==> flow/design.v <==
module SizedFIFO(CLK, RST_N, D_IN, ENQ, FULL_N, D_OUT, DEQ, EMPTY_N, CLR);
   parameter               p1width = 1;  
   parameter               p2depth = 3;
   parameter               p3cntr_width = 1;  
   parameter               guarded = 1;
   localparam              p2depth2 = p2depth -2 ;
   input                   CLK;
   input                   RST_N;
   input                   CLR;
   input [p1width - 1 : 0] D_IN;
   input                   ENQ;
   input                   DEQ;
   output                  FULL_N;
   output                  EMPTY_N;
   output [p1width - 1 : 0] D_OUT;
   reg                      not_ring_full;
   reg                      ring_empty;
   reg [p3cntr_width-1 : 0] head;
   wire [p3cntr_width-1 : 0] next_head;
   reg [p3cntr_width-1 : 0]  tail;
   wire [p3cntr_width-1 : 0] next_tail;
   reg [p1width - 1 : 0]     arr[0: ((p2depth >= 2) ? (p2depth2) : 0)];
   reg [p1width - 1 : 0]     D_OUT;
   reg                       hasodata;
   wire [p3cntr_width-1:0]   depthLess2 = p2depth2[p3cntr_width-1:0] ;
   wire [p3cntr_width-1 : 0] incr_tail;
   wire [p3cntr_width-1 : 0] incr_head;
   assign                    incr_tail = tail + 1'b1 ;
   assign                    incr_head = head + 1'b1 ;
   assign    next_head = (head == depthLess2 ) ? {p3cntr_width{1'b0}} : incr_head ;
   assign    next_tail = (tail == depthLess2 ) ? {p3cntr_width{1'b0}} : incr_tail ;
   assign    EMPTY_N = hasodata;
   assign    FULL_N  = not_ring_full;
   always @(posedge CLK   )
     begin
        if (!RST_N)
          begin
             head <=  {p3cntr_width {1'b0}} ;
             tail <=  {p3cntr_width {1'b0}} ;
             ring_empty <=  1'b1;
             not_ring_full <=  1'b1;
             hasodata <=  1'b0;
          end  
        else
         begin
            if (!CLR && ENQ && ((DEQ && !ring_empty) || (!DEQ && hasodata && not_ring_full)))
              begin
                 arr[tail] <=  D_IN;
              end
            if (CLR)
              begin
                 head <=  {p3cntr_width {1'b0}} ;
                 tail <=  {p3cntr_width {1'b0}} ;
                 ring_empty <=  1'b1;
                 not_ring_full <=  1'b1;
                 hasodata <=  1'b0;
              end  
            else if (DEQ && ENQ )
              begin
                 if (ring_empty)
                   begin
                      D_OUT <=  D_IN;
                   end
                 else
                   begin
                      tail <=  next_tail;
                      D_OUT <=  arr[head];
                      head <=  next_head;
                   end
              end  
            else if ( DEQ )
              begin
                 if (ring_empty)
                   begin
                      hasodata <=  1'b0;
                   end
                 else
                   begin
                      D_OUT <=  arr[head];
                      head <=  next_head;
                      not_ring_full <=  1'b1;
                      ring_empty <=  next_head == tail ;
                   end
              end  
            else if (ENQ)
              begin
                 if (! hasodata)
                   begin
                      D_OUT <=  D_IN;
                      hasodata <=  1'b1;
                   end
                 else if ( not_ring_full )  
                   begin
                      tail <=  next_tail;
                      ring_empty <=  1'b0;
                      not_ring_full <=  ! (next_tail == head) ;
                   end
              end  
         end  
     end  
endmodule
module XbarArbiter(CLK, RST_N, raises, grant, valid);
    parameter N=4;
    input CLK;
    input RST_N;
    input [N-1:0] raises;
    output reg [N-1:0] grant;
    output reg valid;
    function [1:0] gen_grant_carry;
	input c, r, p;
	begin
	    gen_grant_carry[1] = ~r & (c | p);
	    gen_grant_carry[0] = r & (c | p);
	end
    endfunction
    reg [N-1:0] token;
    reg [N-1:0] granted_A;
    reg [N-1:0] granted_B;
    reg carry;
    reg [1:0] gc;
    integer i;
    always@(*) begin
	valid = 1'b0;
	grant = 0;
	carry = 0;
	granted_A = 0;
	granted_B = 0;
	for(i=0; i < N; i=i+1) begin
	    gc = gen_grant_carry(carry, raises[i], token[i]);
	    granted_A[i] = gc[0];
	    carry = gc[1];
	end
	for(i=0; i < N; i=i+1) begin
	    gc = gen_grant_carry(carry, raises[i], token[i]);
	    granted_B[i] = gc[0];
	    carry = gc[1];
	end
	for(i=0; i < N; i=i+1) begin
	    if(granted_A[i] | granted_B[i]) begin
		grant = 0;
		grant[i] = 1'b1;
		valid = 1'b1;
	    end
	end
    end
    always@(posedge CLK) begin
	if(RST_N) token <= {token[N-2:0], token[N-1]};
	else token <= 1;
    end
endmodule
module Xbar(CLK, RST_N,
	    i_valid,
	    i_prio,
	    i_tail,
	    i_dst,
	    i_vc,
	    i_data, 
	    o_valid,
	    o_prio,
	    o_tail,
	    o_dst,
	    o_vc,
	    o_data, 
 	    i_cred,
	    i_cred_valid,
	    o_cred_en
	    );
    parameter N		    = 8;
    parameter NUM_VCS	    = 2;
    parameter CUT	    = 2;
    parameter DATA	    = 32;
    parameter BUFFER_DEPTH  = 8;
    parameter LOG_N	    = (
	N <= 1 ? 0: 
	N <= 2 ? 1: 
	N <= 4 ? 2: 
	N <= 8 ? 3: 
	N <= 16 ? 4: 
	N <= 32 ? 5: 
	N <= 64 ? 6: 
	N <= 128 ? 7: 
	N <= 256 ? 8 : 
	N <= 512 ? 9 : 
	N <= 1024 ? 10 : 
	N <= 2048 ? 11 : 
	N <= 4096 ? 12 : 
	N <= 8192 ? 13 : 
	N <= 16384 ? 14 : -1);
    parameter VC	    = (
	NUM_VCS <= 1 ? 0: 
	NUM_VCS <= 2 ? 1: 
	NUM_VCS <= 4 ? 2: 
	NUM_VCS <= 8 ? 3: 
	NUM_VCS <= 16 ? 4: 
	NUM_VCS <= 32 ? 5: 
	NUM_VCS <= 64 ? 6: 
	NUM_VCS <= 128 ? 7: 
	NUM_VCS <= 256 ? 8 : 
	NUM_VCS <= 512 ? 9 : 
	NUM_VCS <= 1024 ? 10 : 
	NUM_VCS <= 2048 ? 11 : 
	NUM_VCS <= 4096 ? 12 : 
	NUM_VCS <= 8192 ? 13 : 
	NUM_VCS <= 16384 ? 14 : -1); 
    parameter DST	    = (
	N <= 1 ? 0: 
	N <= 2 ? 1: 
	N <= 4 ? 2: 
	N <= 8 ? 3: 
	N <= 16 ? 4: 
	N <= 32 ? 5: 
	N <= 64 ? 6: 
	N <= 128 ? 7: 
	N <= 256 ? 8 : 
	N <= 512 ? 9 : 
	N <= 1024 ? 10 : 
	N <= 2048 ? 11 : 
	N <= 4096 ? 12 : 
	N <= 8192 ? 13 : 
	N <= 16384 ? 14 : -1);
    parameter FLIT_WIDTH    = 1+1+DST+VC+DATA;
    parameter CRED_WIDTH    = (
	BUFFER_DEPTH <= 1 ? 0: 
	BUFFER_DEPTH <= 2 ? 1: 
	BUFFER_DEPTH <= 4 ? 2: 
	BUFFER_DEPTH <= 8 ? 3: 
	BUFFER_DEPTH <= 16 ? 4: 
	BUFFER_DEPTH <= 32 ? 5: 
	BUFFER_DEPTH <= 64 ? 6: 
	BUFFER_DEPTH <= 128 ? 7: 
	BUFFER_DEPTH <= 256 ? 8 : 
	BUFFER_DEPTH <= 512 ? 9 : 
	BUFFER_DEPTH <= 1024 ? 10 : 
	BUFFER_DEPTH <= 2048 ? 11 : 
	BUFFER_DEPTH <= 4096 ? 12 : 
	BUFFER_DEPTH <= 8192 ? 13 : 
	BUFFER_DEPTH <= 16384 ? 14 : -1) + 1;
    input CLK, RST_N;
    input [N-1:0]              i_valid;
    input [N-1:0]              i_prio; 
    input [N-1:0]              i_tail;
    input [N*DST-1:0]          i_dst; 
    input [N*VC-1:0]           i_vc;
    input [N*DATA-1:0]         i_data;
    wire [VC-1:0]              i_vc_arr [N-1:0];
    wire [N-1:0]               f_prio;
    wire [N-1:0]               f_tail;
    wire [DST-1:0]             f_dst [N-1:0];
    wire [VC-1:0]              f_vc [N-1:0];
    wire [DATA-1:0]            f_data [N-1:0];
    wire [N-1:0]               f_elig;
    wire [DST*N-1:0]	       f_dst_flat;
    wire [VC*N-1:0]            f_vc_flat;
    wire [DATA*N-1:0]          f_data_flat;
    output reg [N-1:0]         o_valid;
    output reg [N-1:0]         o_prio;
    output reg [N-1:0]         o_tail;
    output [N*DST-1:0]         o_dst;
    output [N*VC-1:0]          o_vc;
    output [N*DATA-1:0]        o_data;
    reg [DST-1:0]              o_dst_arr [N-1:0];
    reg [VC-1:0]               o_vc_arr [N-1:0];
    reg [DATA-1:0]             o_data_arr [N-1:0];
    output [N*VC-1:0]          i_cred;  
    output reg [N-1:0]         i_cred_valid;  
    reg [VC-1:0]               i_cred_arr [N-1:0];
    input [N-1:0]              o_cred_en;
    wire [N-1:0]               grants [N-1:0];
    wire [N-1:0]               grant_valids;
    reg [N-1:0]                deq_en;
    reg [CRED_WIDTH-1:0]       creds_left [N-1:0];
    genvar i, o, k;
    integer in,out;
    generate
	for(o=0; o < N; o=o+1) begin: arbiters
	    wire [N-1:0] raises;
	    for(k=0; k < N; k=k+1) begin: raisewires
		assign raises[k] = (f_dst[k] == o) && f_elig[k];
	    end
	    XbarArbiter#(.N(N)) arbiter(.CLK(CLK), 
					.RST_N(RST_N),
					.raises(raises),
					.valid(grant_valids[o]),
					.grant(grants[o]));  
	end
    endgenerate
    always@(posedge CLK) begin
	if(RST_N) begin
	    for(in=0; in < N; in=in+1) begin
		if(i_valid[in])
		    i_cred_arr[in] <= i_vc_arr[in];
	    end
	end
	else begin
	    for(in=0; in < N; in=in+1) begin
		i_cred_arr[in]<='hx;
	    end
	end
    end
    for(i=0; i < N; i=i+1) begin: assign_arr
	assign i_vc_arr[i] = i_vc[(i+1)*VC-1:i*VC];
        assign i_cred[(i+1)*VC-1:i*VC] = i_cred_arr[i];
        assign o_dst[(i+1)*DST-1:i*DST] = o_dst_arr[i];
	assign o_vc[(i+1)*VC-1:i*VC] = o_vc_arr[i];
	assign o_data[(i+1)*DATA-1:i*DATA] = o_data_arr[i]; 
    end
    always@(*) begin
	for(in=0; in < N; in=in+1) begin: deqwires
	    deq_en[in] = 1'b0;
	    i_cred_valid[in] = 1'b0;
	    for(out=0; out < N; out=out+1) begin: outer
		if(grant_valids[out] && (grants[out][in] == 1'b1) && (creds_left[out] != 0)) begin
		    deq_en[in] = 1'b1;
		    i_cred_valid[in] = 1'b1;
		end
	    end
	end
    end
    for(i=0; i < N; i=i+1) begin
	assign f_dst_flat[(i+1)*DST-1:i*DST] = f_dst[i];
	assign f_vc_flat[(i+1)*VC-1:i*VC] = f_vc[i];
	assign f_data_flat[(i+1)*DATA-1:i*DATA] = f_data[i];
    end
    for(i=0; i < N; i=i+1) begin: steerwires
	always@(grant_valids[i] or grants[i] or creds_left[i] or f_prio or f_tail or f_dst_flat or f_vc_flat or f_data_flat) begin
	    o_valid[i] = 1'b0;
	    o_prio[i] = 'hx;
	    o_tail[i] = 'hx;
	    o_dst_arr[i] = 'hx;
	    o_vc_arr[i] = 'hx;
	    o_data_arr[i] = 'hx;
	    for(in=0; in < N; in=in+1) begin: innersteer
		if(grant_valids[i] && (grants[i][in] == 1'b1) && (creds_left[i] != 0)) begin
		    o_valid[i] = 1'b1;
		    o_prio[i] = f_prio[in];
		    o_tail[i] = f_tail[in];
		    o_dst_arr[i]  = f_dst[in];
		    o_vc_arr[i]   = f_vc[in];
		    o_data_arr[i] = f_data[in];
		end
	    end
	end
    end
    for(o=0; o < N; o=o+1) begin: output_credits
	always@(posedge CLK) begin
	    if(RST_N) begin
		if((o_cred_en[o] == 1'b0) && (o_valid[o] == 1'b1))
		    creds_left[o] <= creds_left[o] - 1;
		else if((o_cred_en[o] == 1'b1) && (o_valid[o] == 1'b0))
		    creds_left[o] <= creds_left[o] + 1;
	    end
	    else begin
		creds_left[o] <= BUFFER_DEPTH;
	    end
	end
    end
    generate
	for(i=0; i < N; i=i+1) begin: ififos
	    SizedFIFO#(.p1width(FLIT_WIDTH), .p2depth(BUFFER_DEPTH), .p3cntr_width((
	BUFFER_DEPTH <= 1 ? 0: 
	BUFFER_DEPTH <= 2 ? 1: 
	BUFFER_DEPTH <= 4 ? 2: 
	BUFFER_DEPTH <= 8 ? 3: 
	BUFFER_DEPTH <= 16 ? 4: 
	BUFFER_DEPTH <= 32 ? 5: 
	BUFFER_DEPTH <= 64 ? 6: 
	BUFFER_DEPTH <= 128 ? 7: 
	BUFFER_DEPTH <= 256 ? 8 : 
	BUFFER_DEPTH <= 512 ? 9 : 
	BUFFER_DEPTH <= 1024 ? 10 : 
	BUFFER_DEPTH <= 2048 ? 11 : 
	BUFFER_DEPTH <= 4096 ? 12 : 
	BUFFER_DEPTH <= 8192 ? 13 : 
	BUFFER_DEPTH <= 16384 ? 14 : -1))) inQ
		       (.CLK(CLK), 
			.RST_N(RST_N), 
			.D_IN({i_prio[i], i_tail[i], i_dst[(i+1)*DST-1:i*DST], i_vc[(i+1)*VC-1:i*VC], i_data[(i+1)*DATA-1:i*DATA]}),
			.ENQ(i_valid[i]),
			.D_OUT({f_prio[i], f_tail[i], f_dst[i], f_vc[i], f_data[i]}),
			.DEQ(deq_en[i]),
			.EMPTY_N(f_elig[i]),
			.FULL_N(),  
			.CLR(1'b0)  
		      );
	end
    endgenerate
endmodule
Appendix: tool output

Reports on Xbar --
Module Xbar before and after one edit of its RTL, step after step. "before" refers to lines of the RTL above, "after" to lines of the edited file. "change" is "after" less "before", of the values as shown; "relative change" is that difference over "before", in percent. A cell with - has no value.
Inputs: design top Xbar, clock port CLK, cell library sky130hd, library corner tt_025C_1v80

Diff --
The edit as a unified diff against the file above. A script made this edit. It changes what the design does and was not meant as an optimisation.
begin of diff
@@ -346,5 +346,5 @@
 	    if(RST_N) begin
 		if((o_cred_en[o] == 1'b0) && (o_valid[o] == 1'b1))
-		    creds_left[o] <= creds_left[o] - 1;
+		    creds_left[o] <= creds_left[o] ^ 1;
 		else if((o_cred_en[o] == 1'b1) && (o_valid[o] == 1'b0))
 		    creds_left[o] <= creds_left[o] + 1;
end of diff

Word level --
Counts by Yosys on the flattened word-level netlist (proc, flatten, opt, wreduce). Print and check cells are left out. Cells with the same type and inputs are merged into one. Yosys's memory passes give these memory sizes; they may raise the number of words (mostly to a power of two), join words into wider ones and drop unused or constant bits.
Storage and ports:
- flip-flop bits (word level) | before 480, after 480, change 0, relative change 0.00%
- bits in writable memories | before 2128, after 2128, change 0, relative change 0.00%
- word width x clocked read ports | before 304, after 304, change 0, relative change 0.00%
- memory cells | before 8, after 8, change 0, relative change 0.00%
- input bits | before 322, after 322, change 0, relative change 0.00%
Operators by class:
- add/subtract/negate cells | before 32, after 24, change -8, relative change -25.00%
- equal/unequal tests | before 144, after 144, change 0, relative change 0.00%
- muxes and demuxes | before 959, after 959, change 0, relative change 0.00%
- bitwise gates (word level) | before 520, after 536, change +16, relative change +3.08%
- reduce/logical cells | before 408, after 416, change +8, relative change +1.96%
Memories:
- shape (words x width / read and write ports) | before ififos[0].inQ.arr 7 x 38 bit 1R1W; ififos[1].inQ.arr 7 x 38 bit 1R1W; ififos[2].inQ.arr 7 x 38 bit 1R1W; ififos[3].inQ.arr 7 x 38 bit 1R1W; ififos[4].inQ.arr 7 x 38 bit 1R1W; ififos[5].inQ.arr 7 x 38 bit 1R1W; (+2), after ififos[0].inQ.arr 7 x 38 bit 1R1W; ififos[1].inQ.arr 7 x 38 bit 1R1W; ififos[2].inQ.arr 7 x 38 bit 1R1W; ififos[3].inQ.arr 7 x 38 bit 1R1W; ififos[4].inQ.arr 7 x 38 bit 1R1W; ififos[5].inQ.arr 7 x 38 bit 1R1W; (+2)
A list marked (+n) leaves out that many cells.
Operators with widths:
- 1-bit inverter | before 88, after 104, change +16, relative change +18.18%
- 4-bit by 1-bit subtractor with 4-bit output with constant B | before 8, after 0, change -8, relative change -100.00%
- 2-bit AND reduction | before 0, after 8, change +8
Unchanged operator kinds not shown: 31.

Depth --
Yosys ltp: most cells in a row. Word level: on the elaborated netlist, between registers, memories and ports. Mapped: between sequential cells and ports; inverters and the memories' decode and read muxes count.
Logic depth:
- depth in word-level cells | before 53, after 53, change 0, relative change 0.00%
- ABC_AREA | before 0, after 0
- mapped depth | before 20, after 19, change -1, relative change -5.00%
- depth with buffers taken out | before 18, after 15, change -3, relative change -16.67%

Synthesis result --
The flow's flattened synthesis, as Yosys stat reports it; memories are mapped. The netlist is that of the ABC_AREA named above (0 if unset); the other value can give another one.
Cell types:
- sky130_fd_sc_hd__o21ai_0 | before 749, after 505, change -244, relative change -32.58%
- sky130_fd_sc_hd__nor2_1 | before 520, after 687, change +167, relative change +32.12%
- sky130_fd_sc_hd__mux2_2 | before 312, after 185, change -127, relative change -40.71%
- sky130_fd_sc_hd__clkbuf_1 | before 761, after 674, change -87, relative change -11.43%
- sky130_fd_sc_hd__nand3_1 | before 49, after 119, change +70, relative change +142.86%
- sky130_fd_sc_hd__a221oi_1 | before 3, after 69, change +66, relative change +2200.00%
- sky130_fd_sc_hd__o31ai_1 | before 35, after 94, change +59, relative change +168.57%
- sky130_fd_sc_hd__buf_1 | before 140, after 197, change +57, relative change +40.71%
- sky130_fd_sc_hd__inv_1 | before 132, after 82, change -50, relative change -37.88%
- sky130_fd_sc_hd__a211oi_1 | before 140, after 188, change +48, relative change +34.29%
- sky130_fd_sc_hd__a31oi_1 | before 85, after 45, change -40, relative change -47.06%
- sky130_fd_sc_hd__a222oi_1 | before 194, after 156, change -38, relative change -19.59%
- sky130_fd_sc_hd__nand4_1 | before 16, after 51, change +35, relative change +218.75%
- sky130_fd_sc_hd__a21oi_1 | before 391, after 358, change -33, relative change -8.44%
- sky130_fd_sc_hd__a221o_1 | before 34, after 4, change -30, relative change -88.24%
- sky130_fd_sc_hd__buf_2 | before 30, after 60, change +30, relative change +100.00%
- sky130_fd_sc_hd__mux2i_1 | before 788, after 761, change -27, relative change -3.43%
- sky130_fd_sc_hd__o211ai_1 | before 139, after 166, change +27, relative change +19.42%
Unchanged cell types not shown: 11. The list need not be complete.
Synthesis totals:
- cells in the netlist | before 9217, after 9292, change +75, relative change +0.81%
- mapped area (mm2) | before 0.1230655, after 0.1234396, change +0.0003741, relative change +0.30%
- flip-flops | before 2632, after 2632, change 0, relative change 0.00%
- buffers | before 961, after 966, change +5, relative change +0.52%
By module: a second synthesis without flattening, with its own total; a netlist apart from the flattened one above.
Unflattened totals:
- cells (unflattened synthesis) | before 11420, after 10883, change -537, relative change -4.70%
- area total of the unflattened synthesis (mm2) | before 0.1354774, after 0.1304338, change -0.0050436, relative change -3.72%
Each row is one instance without its submodules.
Modules, before:
- SizedFIFO | times used 8, cells 716, area 0.0126221 mm2, sequential area 0.009369 mm2
- Xbar | times used 1, cells 5044, area 0.0292656 mm2, sequential area 0.0008808 mm2
- XbarArbiter #(N=8) | times used 8, cells 81, area 0.0006544 mm2, sequential area 0.0001602 mm2
Modules, after:
- SizedFIFO | times used 8, cells 712, area 0.0124695 mm2, sequential area 0.009369 mm2
- Xbar | times used 1, cells 4539, area 0.0254432 mm2, sequential area 0.0008808 mm2
- XbarArbiter #(N=8) | times used 8, cells 81, area 0.0006544 mm2, sequential area 0.0001602 mm2

Worst setup path after synthesis --
Path of least setup slack by OpenSTA after synthesis, without wires, with an ideal clock, recovery checks aside; 20% of the period is set as input and as output delay. Where synthesis merged equal registers, the netlist keeps one of their names.
Timing post-synthesis:
- kind | before register to register, after register to register
- from | before register ififos[4].inQ.D_OUT[33], after register ififos[0].inQ.D_OUT[33]
- to | before memory ififos[3].inQ.arr[0][0], after memory ififos[2].inQ.arr[6][0]
- clock period (ns) | before 8.0, after 8.0, change 0.0, relative change 0.00%
- setup time (ns) | before 0.542, after 0.542, change 0.000
- launch time at the first pin (ns) | before 0.000, after 0.000, change 0.000
- arrival (ns) | before 7.707, after 7.148, change -0.559, relative change -7.25%
- required time (ns) | before 7.458, after 7.458, change 0.000, relative change 0.00%
- slack (ns) | before -0.248, after 0.310, change +0.558
- path delay (ns) | before 8.249, after 7.690, change -0.559, relative change -6.78%
- stages | before 16, after 12, change -4, relative change -25.00%
- path buffers | before 3, after 1, change -2, relative change -66.67%
- synthesis period reached (ns) | before 8.248, after 7.69, change -0.558, relative change -6.77%
"path delay" = arrival - input delay + setup time. "stages": output pins that drive a net of the path, with the launching flip-flop's if there is one; two outputs of one cell count as two. "synthesis period reached" = period - worst setup slack (recovery checks aside). The figure is calculated, with input and output delays left at 20% of the set period. The rows between start and end are the longest chain of elaborated cells between them; the timing report does not say that the signal goes this way. Where chains are equally long, one stands for them. A line is the first line of the expression or statement that the cell stems from. Yosys adds cells for indexed reads and writes and turns some case tables into memories. At most two assigning lines are given for a register; there are more. before: The path ends at the enable pin of a flip-flop; only ways to that pin are counted.
On the way, post-synthesis, before: path through sky130_fd_sc_hd__edfxtp_1 -> sky130_fd_sc_hd__or4b_1 -> sky130_fd_sc_hd__buf_2 -> sky130_fd_sc_hd__a21o_1 -> sky130_fd_sc_hd__a2111o_1 -> sky130_fd_sc_hd__a311o_1 -> sky130_fd_sc_hd__o21ai_0 -> sky130_fd_sc_hd__nand3_1 -> sky130_fd_sc_hd__nor2b_1 -> sky130_fd_sc_hd__nor3b_1 -> sky130_fd_sc_hd__and4b_1 -> sky130_fd_sc_hd__buf_2 -> sky130_fd_sc_hd__inv_1 -> sky130_fd_sc_hd__buf_2 -> sky130_fd_sc_hd__mux2_2 -> sky130_fd_sc_hd__nor4b_1, length of the longest elaborated chain 45
RTL lines, path post-synthesis, before:
- start, declared | line 15 | output [p1width - 1 : 0] D_OUT;
- start, assigned | line 67 | D_OUT <=  arr[head];
- start, assigned | line 79 | D_OUT <=  arr[head];
- 3-bit logical NOT | line 278 | assign raises[k] = (f_dst[k] == o) && f_elig[k];
- 1-bit logical AND | line 278
- 1-bit inverter | line 112 | gen_grant_carry[1] = ~r & (c | p);
- 1-bit AND | line 112
- 1-bit bitwise OR | line 112
- 1-bit AND | line 112
- 1-bit bitwise OR | line 112
- [... 23 more ...]
- 1-bit two-way mux x8 | line 312 | if(grant_valids[out] && (grants[out][in] == 1'b1) && (creds_left[out] != 0)) begin
- 1-bit logical NOT | line 46 | if (!CLR && ENQ && ((DEQ && !ring_empty) || (!DEQ && hasodata && not_ring_full)))
- 1-bit logical AND x2 | line 46
- 1-bit logical OR | line 46
- 1-bit logical AND | line 46
- 3-bit two-way mux | line 46
- 3-bit two-way mux | line 36 | if (!RST_N)
- end, declared | line 22 | reg [p1width - 1 : 0]     arr[0: ((p2depth >= 2) ? (p2depth2) : 0)];
after: The path ends at the enable pin of a flip-flop; only ways to that pin are counted.
On the way, post-synthesis, after: path through sky130_fd_sc_hd__edfxtp_1 -> sky130_fd_sc_hd__or4bb_1 -> sky130_fd_sc_hd__and4_1 -> sky130_fd_sc_hd__a211oi_1 -> sky130_fd_sc_hd__o22ai_1 -> sky130_fd_sc_hd__nor4b_4 -> sky130_fd_sc_hd__nand2b_1 -> sky130_fd_sc_hd__clkbuf_1 -> sky130_fd_sc_hd__and2_1 -> sky130_fd_sc_hd__a21oi_1 -> sky130_fd_sc_hd__nor2_1 -> sky130_fd_sc_hd__nor4b_1, length of the longest elaborated chain 53
RTL lines, path post-synthesis, after:
- start, declared | line 15 | output [p1width - 1 : 0] D_OUT;
- start, assigned | line 67 | D_OUT <=  arr[head];
- start, assigned | line 79 | D_OUT <=  arr[head];
- 3-bit logical NOT | line 278 | assign raises[k] = (f_dst[k] == o) && f_elig[k];
- 1-bit logical AND | line 278
- 1-bit inverter | line 112 | gen_grant_carry[1] = ~r & (c | p);
- 1-bit AND | line 112
- 1-bit bitwise OR | line 112
- 1-bit AND | line 112
- 1-bit bitwise OR | line 112
- [... 31 more ...]
- 1-bit two-way mux x8 | line 312 | if(grant_valids[out] && (grants[out][in] == 1'b1) && (creds_left[out] != 0)) begin
- 1-bit logical NOT | line 46 | if (!CLR && ENQ && ((DEQ && !ring_empty) || (!DEQ && hasodata && not_ring_full)))
- 1-bit logical AND x2 | line 46
- 1-bit logical OR | line 46
- 1-bit logical AND | line 46
- 3-bit two-way mux | line 46
- 3-bit two-way mux | line 36 | if (!RST_N)
- end, declared | line 22 | reg [p1width - 1 : 0]     arr[0: ((p2depth >= 2) ? (p2depth2) : 0)];

Timing after layout --
From the final timing report of each run of set A: the path of least setup slack in the routed layout; clock arrival at registers is part of the times.
Timing after layout:
- kind | before register to output, after register to output
- from | before register ififos[1].inQ.D_OUT[33], after register ififos[7].inQ.hasodata
- to | before output port o_data[207], after output port o_data[102]
- clock period (ns) | before 7.95, after 7.95, change 0.00, relative change 0.00%
- external output delay (ns) | before 1.59, after 1.59, change 0.00, relative change 0.00%
- launch time at the first pin (ns) | before 0.92, after 0.93, change +0.01, relative change +1.09%
- arrival (ns) | before 6.23, after 6.32, change +0.09, relative change +1.44%
- required time (ns) | before 6.36, after 6.36, change 0.00, relative change 0.00%
- slack (ns) | before 0.13, after 0.04, change -0.09
- stages | before 14, after 13, change -1, relative change -7.14%
- path buffers | before 3, after 4, change +1, relative change +33.33%
The rows between start and end are the longest chain of elaborated cells between them; the timing report does not say that the signal goes this way. Where chains are equally long, one stands for them. At most two assigning lines are given for a register; there are more.
On the way, after layout, before: path through sky130_fd_sc_hd__edfxtp_1 -> sky130_fd_sc_hd__nand4b_1 -> sky130_fd_sc_hd__o211ai_1 -> sky130_fd_sc_hd__o211ai_1 -> sky130_fd_sc_hd__a211oi_2 -> sky130_fd_sc_hd__o22ai_2 -> sky130_fd_sc_hd__or2_1 -> sky130_fd_sc_hd__nand4bb_4 -> sky130_fd_sc_hd__buf_4 -> sky130_fd_sc_hd__nand2_1 -> sky130_fd_sc_hd__o211ai_1 -> sky130_fd_sc_hd__a31oi_2 -> sky130_fd_sc_hd__buf_4 -> sky130_fd_sc_hd__clkdlybuf4s50_1, length of the longest elaborated chain 44
RTL lines, path after layout, before:
- start, declared | line 15 | output [p1width - 1 : 0] D_OUT;
- start, assigned | line 67 | D_OUT <=  arr[head];
- start, assigned | line 79 | D_OUT <=  arr[head];
- 3-bit == test | line 278 | assign raises[k] = (f_dst[k] == o) && f_elig[k];
- 1-bit logical AND | line 278
- 1-bit inverter | line 112 | gen_grant_carry[1] = ~r & (c | p);
- 1-bit AND | line 112
- 1-bit bitwise OR | line 112
- 1-bit AND | line 112
- 1-bit bitwise OR | line 112
- [... 22 more ...]
- 1-bit AND | line 112
- 1-bit bitwise OR | line 113 | gen_grant_carry[0] = r & (c | p);
- 1-bit AND | line 113
- 1-bit bitwise OR | line 139 | if(granted_A[i] | granted_B[i]) begin
- 1-bit two-way mux | line 139
- 1-bit logical AND x2 | line 333 | if(grant_valids[i] && (grants[i][in] == 1'b1) && (creds_left[i] != 0)) begin
- 32-bit two-way mux x8 | line 333
- end, declared | line 260 | output [N*DATA-1:0]        o_data;
On the way, after layout, after: path through sky130_fd_sc_hd__dfxtp_1 -> sky130_fd_sc_hd__buf_4 -> sky130_fd_sc_hd__and4b_1 -> sky130_fd_sc_hd__nor2_1 -> sky130_fd_sc_hd__o2111ai_1 -> sky130_fd_sc_hd__nand2_1 -> sky130_fd_sc_hd__a2111oi_0 -> sky130_fd_sc_hd__or3_1 -> sky130_fd_sc_hd__buf_4 -> sky130_fd_sc_hd__o22ai_1 -> sky130_fd_sc_hd__o31ai_1 -> sky130_fd_sc_hd__buf_4 -> sky130_fd_sc_hd__clkdlybuf4s50_1, length of the longest elaborated chain 31
RTL lines, path after layout, after:
- start, declared | line 24 | reg                       hasodata;
- start, assigned | line 42 | hasodata <=  1'b0;
- start, assigned | line 56 | hasodata <=  1'b0;
- 1-bit logical AND | line 278 | assign raises[k] = (f_dst[k] == o) && f_elig[k];
- 1-bit inverter | line 112 | gen_grant_carry[1] = ~r & (c | p);
- 1-bit AND | line 112
- 1-bit bitwise OR | line 112
- 1-bit AND | line 112
- 1-bit bitwise OR | line 112
- 1-bit AND | line 112
- [... 9 more ...]
- 1-bit AND | line 112
- 1-bit bitwise OR | line 113 | gen_grant_carry[0] = r & (c | p);
- 1-bit AND | line 113
- 1-bit bitwise OR | line 139 | if(granted_A[i] | granted_B[i]) begin
- 1-bit two-way mux | line 139
- 1-bit logical AND x2 | line 333 | if(grant_valids[i] && (grants[i][in] == 1'b1) && (creds_left[i] != 0)) begin
- 32-bit two-way mux x8 | line 333
- end, declared | line 260 | output [N*DATA-1:0]        o_data;

Measured runs --
Both versions went through the flow (Yosys, OpenROAD) with the same settings in each pair. Constraints: input delay and output delay 20% of the set period each, output load 0.01 pF.
Flow settings, set A: CELL_PAD_IN_SITES_DETAIL_PLACEMENT 1, CELL_PAD_IN_SITES_GLOBAL_PLACEMENT 2, CORE_UTILIZATION 30, PLACE_DENSITY 0.45, period_ns 7.95, CAP_MARGIN 20, CORE_MARGIN 2, SLEW_MARGIN 20
Measured results, set A:
- netlist area reported by Yosys (mm2) | before 0.1230655, after 0.1234396, change +0.0003741, relative change +0.30%
- die outline area (mm2) | before 0.415354, after 0.416612, change +0.001258, relative change +0.30%
- standard-cell area after layout (mm2) | before 0.148943, after 0.148801, change -0.000142, relative change -0.10%
- utilization after layout (%) | before 36.4, after 36.3, change -0.1
- worst setup slack after layout (ns) | before 0.135, after 0.045, change -0.090
- total negative slack (ns) | before 0.000, after 0.000, change 0.000
- worst hold slack (ns) | before 0.438, after 0.486, change +0.048
- total power of the final layout (W) | before 0.038817, after 0.039124, change +0.000307, relative change +0.79%
- clock period reached (ns) | before 7.815, after 7.905, change +0.090, relative change +1.15%
"clock period reached" means the clock period less the worst setup slack. The figure is calculated, with input and output delays left at 20% of the set period. By "total power of the final layout" is meant OpenSTA's value without simulated activity: inputs other than the clock are taken to toggle once in ten clock periods, and the tool carries that through the logic.
